==> flow/design.v <==
module cordic_magphase #(
    parameter integer INPUT_WIDTH      = 16,
    parameter integer INT_WIDTH        = 32,
    parameter integer ITERATIONS       = 32,
    parameter integer GAIN_FRAC_BITS   = 28,
    parameter integer OUTPUT_FRAC_BITS = 14
) (
    input  wire                          clk,
    input  wire                          rst_n,
    input  wire                          start,
    input  wire signed [INPUT_WIDTH-1:0] x_in,
    input  wire signed [INPUT_WIDTH-1:0] y_in,
    output reg                           busy,
    output reg                           done,
    output reg  signed [INT_WIDTH-1:0]   magnitude,
    output reg  signed [INT_WIDTH-1:0]   phase
);
    localparam IDLE         = 2'd0;
    localparam ITERATE      = 2'd1;
    localparam POST_PROCESS = 2'd2;
    localparam DONE_STATE   = 2'd3;
    reg [1:0] state, state_next;
    reg signed [INT_WIDTH-1:0] x_reg, y_reg, x_next, y_next;
    reg signed [INT_WIDTH-1:0] z_reg, z_next;
    reg [5:0]                  iter_cnt, iter_cnt_next;
    reg signed [1:0] pi_correction, pi_correction_next;  
    localparam [31:0] PI_CONST32    = 32'h3243F6A8;  
    localparam [31:0] TWOPI_CONST32 = 32'h6487ED51;  
    localparam [31:0] K_INV32       = 32'd162600000;
    localparam signed [INT_WIDTH-1:0] PI_CONST    = {{(INT_WIDTH-32){PI_CONST32[31]}}, PI_CONST32};
    localparam signed [INT_WIDTH-1:0] TWOPI_CONST = {{(INT_WIDTH-32){TWOPI_CONST32[31]}}, TWOPI_CONST32};
    localparam signed [INT_WIDTH-1:0] K_INV       = {{(INT_WIDTH-32){K_INV32[31]}}, K_INV32};
    function signed [31:0] atan_lut;
        input [4:0] idx;
        begin
            case (idx)
                4'd0:  atan_lut = 32'sh0C90FDAA;
                4'd1:  atan_lut = 32'sh076B19C1;
                4'd2:  atan_lut = 32'sh03EB6EBF;
                4'd3:  atan_lut = 32'sh01FD5BA9;
                4'd4:  atan_lut = 32'sh00FFAAE0;
                4'd5:  atan_lut = 32'sh007FF55B;
                4'd6:  atan_lut = 32'sh003FFEA8;
                4'd7:  atan_lut = 32'sh001FFFDA;
                4'd8:  atan_lut = 32'sh000FFFEF;
                4'd9:  atan_lut = 32'sh0007FFFF;
                4'd10: atan_lut = 32'sh0003FFFF;
                4'd11: atan_lut = 32'sh0001FFFF;
                4'd12: atan_lut = 32'sh0000FFFF;
                4'd13: atan_lut = 32'sh00007FFF;
                4'd14: atan_lut = 32'sh00003FFF;
                4'd15: atan_lut = 32'sh00001FFF;  
                5'd16: atan_lut = 32'sh00000FFF;  
                5'd17: atan_lut = 32'sh000007FF;  
                5'd18: atan_lut = 32'sh000003FF;  
                5'd19: atan_lut = 32'sh000001FF;  
                5'd20: atan_lut = 32'sh000000FF;  
                5'd21: atan_lut = 32'sh0000007F;  
                5'd22: atan_lut = 32'sh0000003F;  
                5'd23: atan_lut = 32'sh0000001F;  
                5'd24: atan_lut = 32'sh0000000F;  
                5'd25: atan_lut = 32'sh00000007;  
                5'd26: atan_lut = 32'sh00000003;  
                5'd27: atan_lut = 32'sh00000001;  
                default: atan_lut = 32'sh00000000;  
            endcase
        end
    endfunction
    wire signed [47:0] mag_prod = x_reg * K_INV;  
    wire signed [INT_WIDTH-1:0] mag_corr = mag_prod >>> GAIN_FRAC_BITS;
    reg  signed [INT_WIDTH-1:0] phase_tmp;
    always @(posedge clk or negedge rst_n) begin
        if (!rst_n) begin
            state     <= IDLE;
            busy      <= 1'b0;
            done      <= 1'b0;
            x_reg     <= 0;
            y_reg     <= 0;
            z_reg     <= 0;
            iter_cnt  <= 0;
            magnitude <= 0;
            phase     <= 0;
            pi_correction <= 2'sd0;
        end else begin
            state    <= state_next;
            x_reg    <= x_next;
            y_reg    <= y_next;
            z_reg    <= z_next;
            iter_cnt <= iter_cnt_next;
            pi_correction <= pi_correction_next;
            busy     <= (state_next != IDLE) && (state_next != DONE_STATE);
            done     <= (state_next == DONE_STATE);
            if (state_next == DONE_STATE) begin
                magnitude <= ((mag_corr < 0) ? -mag_corr : mag_corr) << OUTPUT_FRAC_BITS;
                case (pi_correction)
                    -2'sd1: phase_tmp = z_next - PI_CONST;
                    2'sd0:  phase_tmp = z_next;
                    default: phase_tmp = z_next + PI_CONST;
                endcase
                if (phase_tmp > PI_CONST)
                    phase_tmp = phase_tmp - TWOPI_CONST;
                else if (phase_tmp < -PI_CONST)
                    phase_tmp = phase_tmp + TWOPI_CONST;
                phase <= phase_tmp;
            end
        end
    end
    always @* begin
        state_next          = state;
        x_next              = x_reg;
        y_next              = y_reg;
        z_next              = z_reg;
        iter_cnt_next       = iter_cnt;
        pi_correction_next  = pi_correction;
        case (state)
            IDLE, DONE_STATE: begin
                if (start) begin
                    x_next = {{(INT_WIDTH-INPUT_WIDTH){x_in[INPUT_WIDTH-1]}}, x_in};
                    y_next = {{(INT_WIDTH-INPUT_WIDTH){y_in[INPUT_WIDTH-1]}}, y_in};
                    if (x_next < 0) begin
                        x_next = -x_next;
                        y_next = -y_next;
                        pi_correction_next = (y_next >= 0) ? 2'sd1 : -2'sd1;
                    end else begin
                        pi_correction_next = 2'sd0;
                    end
                    z_next        = 0;
                    iter_cnt_next = 0;
                    state_next    = ITERATE;
                end else begin
                    state_next    = IDLE;
                end
            end
            ITERATE: begin
                if (iter_cnt < ITERATIONS) begin
                    if (y_reg >= 0) begin
                        x_next = x_reg + (y_reg >>> iter_cnt);
                        y_next = y_reg - (x_reg >>> iter_cnt);
                        z_next = z_reg + atan_lut(iter_cnt[4:0]);
                    end else begin
                        x_next = x_reg - (y_reg >>> iter_cnt);
                        y_next = y_reg + (x_reg >>> iter_cnt);
                        z_next = z_reg - atan_lut(iter_cnt[4:0]);
                    end
                    iter_cnt_next = iter_cnt + 1'b1;
                    if (iter_cnt == ITERATIONS-1)
                        state_next = POST_PROCESS;
                end else begin
                    state_next = POST_PROCESS;
                end
            end
            POST_PROCESS: begin
                state_next = DONE_STATE;
            end
            default: state_next = IDLE;
        endcase
    end
endmodule
======== Reports on cordic_magphase ========
What the tools print for cordic_magphase, step after step.
Lines are those of the file above, counted from 1.
Operators carry their Yosys type and port widths (W data, S select, Z words).
The mark n/a stands for no value.
set-up
  design top .............................. cordic_magphase
  clock port .............................. clk
  standard-cell library ................... sky130hd
  library corner .......................... tt_025C_1v80

======== Elaborated design ========
Source: Yosys, flattened and elaborated, memories not mapped. Widths are those after wreduce. Registers that Yosys merges into a memory's read port (data or address) are not register bits. Print and check cells do not count.
Memory sizes are those after Yosys's memory passes, which may raise the word count (mostly to a power of two), join words into wider ones and drop unused or constant bits.
cells by class
  mux-type cells .......................... 36
  multipliers ............................. 1
  magnitude comparators ................... 7
  eq/ne operators ......................... 9
  add/sub/neg operators ................... 14
  bitwise logic cells ..................... 2
  reductions and logical operators ........ 8
  shift operators ......................... 2
operators with widths
  kind                      count
  $mul A32 B23 Y42 const B  1
  $mux W32                  20
  $pmux W32 S2              3
  $add A32 B32 Y32          3
  $sub A32 B32 Y32          3
  $pmux W32 S3              1
  $neg A16 Y32              2
  $ge A32 B1 Y1 const B     2
  $sshr A32 B6 Y32          2
  $add A32 B31 Y32 const B  1
  $sub A32 B31 Y32 const B  1
  $gt A32 B31 Y1 const B    1
  $lt A32 B31 Y1 const B    1
  $add A32 B32 Y32 const B  1
  $sub A32 B32 Y32 const B  1
  $lt A20 B1 Y1 const B     1
  $neg A18 Y18              1
  $mux W18                  1
  $lt A16 B1 Y1 const B     1
  $pmux W6 S2               1
  $mux W6                   2
  $mux W2                   6
  $eq A2 B2 Y1 const B      4
  $ne A2 B2 Y1 const B      3
  $add A6 B1 Y6 const B     1
  $eq A6 B5 Y1 const B      1
  $lt A6 B6 Y1 const B      1
  $pmux W2 S3               1
Not listed: further kinds 9, cells in them 12.
storage and ports
  input port bits ......................... 35
  output and inout bits ................... 66
  word-level cells ........................ 91
  memory cells ............................ 2
  register bits after elaboration ......... 158
  memory bits (read-only) ................. 1,792
memory list
  memory           depth  bits a word  rd ports  wr ports  line  RTL
  (no name shown)  32     28           1         0         36    case (idx)
  (no name shown)  32     28           1         0         36

======== Depth ========
Depth = most cells in a row (Yosys ltp): at word level without a register or memory, in the mapped netlist without a sequential cell, where the memories' decode and read muxes count.
depth
  depth after elaboration ................. 14
  ABC_AREA ................................ 0
  depth in mapped cells ................... 44
  gate-level depth less buffers ........... 36

======== Netlist ========
Yosys stat after the flow's synthesis: flattened, memories mapped to cells. It holds for the ABC_AREA given above (unset counts as 0); a run with the other value may have another netlist.
cell types
  type                       count  area in all (µm²)
  sky130_fd_sc_hd__ha_1      355    4,441.76
  sky130_fd_sc_hd__dfrtp_1   158    3.95E+03
  sky130_fd_sc_hd__fa_1      175    3,503.36
  sky130_fd_sc_hd__mux4_2    69     1,553.99
  sky130_fd_sc_hd__a21oi_1   275    1,376.32
  sky130_fd_sc_hd__xnor2_1   155    1.36E+03
  sky130_fd_sc_hd__inv_1     355    1.33E+03
  sky130_fd_sc_hd__nand2_1   355    1.33E+03
  sky130_fd_sc_hd__o21ai_0   209    1.05E+03
  sky130_fd_sc_hd__nor2_1    257    964.675
  sky130_fd_sc_hd__xor2_1    89     779.498
  sky130_fd_sc_hd__a21o_1    72     540.518
  sky130_fd_sc_hd__mux2i_1   44     440.422
  sky130_fd_sc_hd__nand3_1   87     435.418
  sky130_fd_sc_hd__clkbuf_1  115    431.664
  sky130_fd_sc_hd__a31oi_1   52     325.312
  sky130_fd_sc_hd__mux2_2    27     304.042
  sky130_fd_sc_hd__nor3_1    55     275.264
Other cell types: 97; their cells: 721.
synthesis totals
  buffers ................................. 180
  sequential area ......................... 4,006.3 µm²
  mapped flip-flops ....................... 160
  standard cells after synthesis .......... 3,625
  synthesis area .......................... 29,866.1 µm²

======== Path before layout ========
Source: OpenSTA report_checks on the synthesized netlist (no wires, ideal clock, input and output delay 20% of the period each), path of least setup slack; recovery checks are left aside. Register names are those of the netlist, which keeps one name where synthesis merged equal registers.
path after synthesis
  kind .................................... input to register
  from .................................... in start
  to ...................................... reg phase[10]
  path buffers ............................ 5
  period .................................. 20.0 ns
  setup time .............................. 0.125 ns
  arrival ................................. 8.812 ns
  path delay .............................. 4.937 ns
  stages .................................. 23
  input delay ............................. 4.000 ns
  setup slack ............................. 11.064 ns
  synthesis period reached ................ 8.936 ns
"path delay" is the arrival time less input delay plus setup time.
"stages" counts driving pins, that of a launching flip-flop among them; a cell with two outputs on the path counts twice.
"synthesis period reached" = period - worst setup slack (recovery checks aside). The figure is calculated, with input and output delays left at 20% of the set period.
Between the ends stands the longest chain of elaborated cells between them, by number of cells; it is not shown to be the way that was timed. Of several equally long chains one is given.
Each line given opens the expression or statement behind the cell; cells for indexed reads and writes are added by Yosys, which also makes memories of some case tables.
on the way, after synthesis
  cells stage by stage .................... sky130_fd_sc_hd__or3b_1 > sky130_fd_sc_hd__clkbuf_1 > sky130_fd_sc_hd__and2_1 > sky130_fd_sc_hd__clkbuf_1 > sky130_fd_sc_hd__buf_1 > sky130_fd_sc_hd__a22o_1 > sky130_fd_sc_hd__ha_1 > sky130_fd_sc_hd__nor2b_1 > sky130_fd_sc_hd__o31a_1 > sky130_fd_sc_hd__o2111ai_1 > sky130_fd_sc_hd__a21oi_1 > sky130_fd_sc_hd__o21a_1 > sky130_fd_sc_hd__nor4b_1 > sky130_fd_sc_hd__o21ai_0 > sky130_fd_sc_hd__a22oi_1 > sky130_fd_sc_hd__o2111ai_1 > sky130_fd_sc_hd__a211o_1 > sky130_fd_sc_hd__a31oi_2 > sky130_fd_sc_hd__buf_4 > sky130_fd_sc_hd__buf_2 > sky130_fd_sc_hd__o32ai_1 > sky130_fd_sc_hd__xnor2_1 > sky130_fd_sc_hd__mux2_2
  cells in the longest elaborated chain ... 8
  elaborated cells between the ends (all ways) .. 15
  classes of those cells .................. add/sub (4); compare (2); eq/ne (1); mux (8)
RTL lines, path after synthesis
  item                line  RTL
  start: declaration  10    input  wire                          start,
  $mux W32            117   if (start) begin
  $pmux W32 S3        115   case (state)
  $add A32 B31 Y32    98    default: phase_tmp = z_next + PI_CONST;
  $pmux W32 S2        95    case (pi_correction)
  $mux W32            93    if (state_next == DONE_STATE) begin
  $add A32 B32 Y32    103   phase_tmp = phase_tmp + TWOPI_CONST;
  $mux W32            102   else if (phase_tmp < -PI_CONST)
  $mux W32            100   if (phase_tmp > PI_CONST)
  end: assignment     82    phase     <= 0;
  end: assignment     104   phase <= phase_tmp;
  end: declaration    16    output reg  signed [INT_WIDTH-1:0]   phase
Some nets on the timed path still bear RTL names; the line given drives or declares the net.
nets with RTL names, path after synthesis
  signal     line
  z_next[5]  115

======== Timing after layout ========
Path of least setup slack in the final report of run 1 (OpenROAD, finished layout, wires in). Where an end is a register, its clock arrival counts in the times.
path post-layout
  kind .................................... register to register
  from .................................... reg iter_cnt[1]
  to ...................................... reg phase[27]
  path buffers ............................ 3
  period .................................. 6.44 ns
  stages .................................. 35
  setup slack ............................. -1.22 ns
  setup time .............................. 0.14 ns
  arrival ................................. 8.06 ns
Between the ends stands the longest chain of elaborated cells between them, by number of cells; it is not shown to be the way that was timed. Of several equally long chains one is given.
The chain passes a memory read, where the word-level depth is cut; so it can be longer than that depth.
on the way, post-layout
  cells stage by stage .................... sky130_fd_sc_hd__dfrtp_4 > sky130_fd_sc_hd__ha_4 > sky130_fd_sc_hd__nor3_4 > sky130_fd_sc_hd__a21oi_1 > sky130_fd_sc_hd__nor3_1 > sky130_fd_sc_hd__a21oi_2 > sky130_fd_sc_hd__inv_2 > sky130_fd_sc_hd__ha_4 > sky130_fd_sc_hd__nand2_4 > sky130_fd_sc_hd__nor2_4 > sky130_fd_sc_hd__a31oi_4 > sky130_fd_sc_hd__xor2_1 > sky130_fd_sc_hd__ha_1 > sky130_fd_sc_hd__a21oi_2 > sky130_fd_sc_hd__o221ai_2 > sky130_fd_sc_hd__buf_4 > sky130_fd_sc_hd__a21oi_4 > sky130_fd_sc_hd__o311a_1 > sky130_fd_sc_hd__buf_4 > sky130_fd_sc_hd__o31a_1 > sky130_fd_sc_hd__nor4_4 > sky130_fd_sc_hd__ha_4 > sky130_fd_sc_hd__a21o_1 > sky130_fd_sc_hd__or3_4 > sky130_fd_sc_hd__buf_6 > sky130_fd_sc_hd__o2111ai_4 > sky130_fd_sc_hd__a211oi_2 > sky130_fd_sc_hd__a211o_1 > sky130_fd_sc_hd__nor3_2 > sky130_fd_sc_hd__or4b_4 > sky130_fd_sc_hd__o211a_1 > sky130_fd_sc_hd__or3_4 > sky130_fd_sc_hd__o32ai_4 > sky130_fd_sc_hd__xnor2_2 > sky130_fd_sc_hd__a21oi_1
  cells in the longest elaborated chain ... 14
  elaborated cells between the ends (all ways) .. 29
  classes of those cells .................. add/sub (6); compare (3); eq/ne (2); mux (16); memory (2)
RTL lines, path post-layout
  item                line  RTL
  start: declaration  25    reg [5:0]                  iter_cnt, iter_cnt_next;
  start: assignment   80    iter_cnt  <= 0;
  start: assignment   89    iter_cnt <= iter_cnt_next;
  $mem_v2 Z32 W28     36    case (idx)
  $mux W32            136   if (y_reg >= 0) begin
  $mux W32            135   if (iter_cnt < ITERATIONS) begin
  $mux W32            115   case (state)
  $sub A32 B32 Y32    143   z_next = z_reg - atan_lut(iter_cnt[4:0]);
  $mux W32            136
  $mux W32            135
  $pmux W32 S3        115
  $add A32 B31 Y32    98    default: phase_tmp = z_next + PI_CONST;
  $pmux W32 S2        95    case (pi_correction)
  $mux W32            93    if (state_next == DONE_STATE) begin
  $add A32 B32 Y32    103   phase_tmp = phase_tmp + TWOPI_CONST;
  $mux W32            102   else if (phase_tmp < -PI_CONST)
  $mux W32            100   if (phase_tmp > PI_CONST)
  end: assignment     82    phase     <= 0;
  end: assignment     104   phase <= phase_tmp;
  end: declaration    16    output reg  signed [INT_WIDTH-1:0]   phase
Some nets on the timed path still bear RTL names; the line given drives or declares the net.
nets with RTL names, path post-layout
  signal      line
  z_next[19]  115

Measured data: module cordic_magphase, platform sky130hd, 2 stored runs of the flow under differing settings, order arbitrary. Input and output delays are each 20% of the period that was set; the output load is 0.01 pF.
"clock period reached": clock period set for the run, less the worst setup slack. It is reckoned from that one timing run; input and output delays stay at 20% of the period that was set.
"critical path time": the worst setup path's part of the clock period (all of it between registers, 20% less for each end at a port) less its slack. A launch clock that arrives late makes it longer, a capture clock that arrives late makes it shorter.

======== run 1 ========
==> flow/run.sh <==
#!/bin/bash
# the make line also repeats the synthesis and layout settings of config.mk as NAME=value (left out here)
make -C /OpenROAD-flow-scripts/flow DESIGN_CONFIG=/design/flow/config.mk WORK_HOME=/design/flow/orfs CLKGATE_MAP_FILE= finish
==> flow/config.mk <==
export PLATFORM = sky130hd
export DESIGN_NAME = cordic_magphase
export DESIGN_NICKNAME = cordic_magphase
export VERILOG_FILES = /design/flow/design.v
export SDC_FILE = /design/flow/constraint.sdc
export NUM_CORES = 4
export LEC_CHECK = 0
export CAP_MARGIN = 20
export CELL_PAD_IN_SITES_DETAIL_PLACEMENT = 1
export CELL_PAD_IN_SITES_GLOBAL_PLACEMENT = 3
export CORE_ASPECT_RATIO = 0.85
export CORE_MARGIN = 10
export CORE_UTILIZATION = 19
export CTS_CLUSTER_DIAMETER = 170
export SLEW_MARGIN = 20
==> flow/constraint.sdc <==
create_clock -name core_clock -period 6.44 [get_ports {clk}]
set_input_delay 1.2880 -clock core_clock [delete_from_list [all_inputs] [get_ports {clk}]]
set_output_delay 1.2880 -clock core_clock [all_outputs]
set_load 0.01 [all_outputs]

-------- measured, run 1 --------
  chip area after synthesis (Yosys) ....... 29,866.1 µm²
  total die area .......................... 173,502.0 µm²
  standard-cell area after layout ......... 44,611.5 µm²
  post-layout utilization ................. 28.5%
  setup slack of the critical path ........ -1.216 ns
  total negative slack on setup checks .... -42.624 ns
  clock period reached .................... 7.656 ns
  critical path time ...................... 7.66 ns
  critical path kind ...................... register to register

======== run 2 ========
==> flow/run.sh <==
#!/bin/bash
# the make line also repeats the synthesis and layout settings of config.mk as NAME=value (left out here)
make -C /OpenROAD-flow-scripts/flow DESIGN_CONFIG=/design/flow/config.mk WORK_HOME=/design/flow/orfs CLKGATE_MAP_FILE= finish
==> flow/config.mk <==
export PLATFORM = sky130hd
export DESIGN_NAME = cordic_magphase
export DESIGN_NICKNAME = cordic_magphase
export VERILOG_FILES = /design/flow/design.v
export SDC_FILE = /design/flow/constraint.sdc
export NUM_CORES = 4
export LEC_CHECK = 0
export CAP_MARGIN = 40
export CELL_PAD_IN_SITES_GLOBAL_PLACEMENT = 0
export CORE_MARGIN = 2
export CORE_UTILIZATION = 23
export CTS_CLUSTER_DIAMETER = 89
export CTS_CLUSTER_SIZE = 88
export GPL_TIMING_DRIVEN = 1
export MAX_ROUTING_LAYER = met5
export SLEW_MARGIN = 25
export TNS_END_PERCENT = 85
==> flow/constraint.sdc <==
create_clock -name core_clock -period 13.1 [get_ports {clk}]
set_input_delay 2.6200 -clock core_clock [delete_from_list [all_inputs] [get_ports {clk}]]
set_output_delay 2.6200 -clock core_clock [all_outputs]
set_load 0.01 [all_outputs]

-------- measured, run 2 --------
  chip area after synthesis (Yosys) ....... 29,866.1 µm²
  total die area .......................... 132,751.0 µm²
  standard-cell area after layout ......... 33,395.8 µm²
  post-layout utilization ................. 25.9%
  setup slack of the critical path ........ 3.332 ns
  total negative slack on setup checks .... 0.000 ns
  clock period reached .................... 9.768 ns
  critical path time ...................... 9.77 ns
  critical path kind ...................... register to register
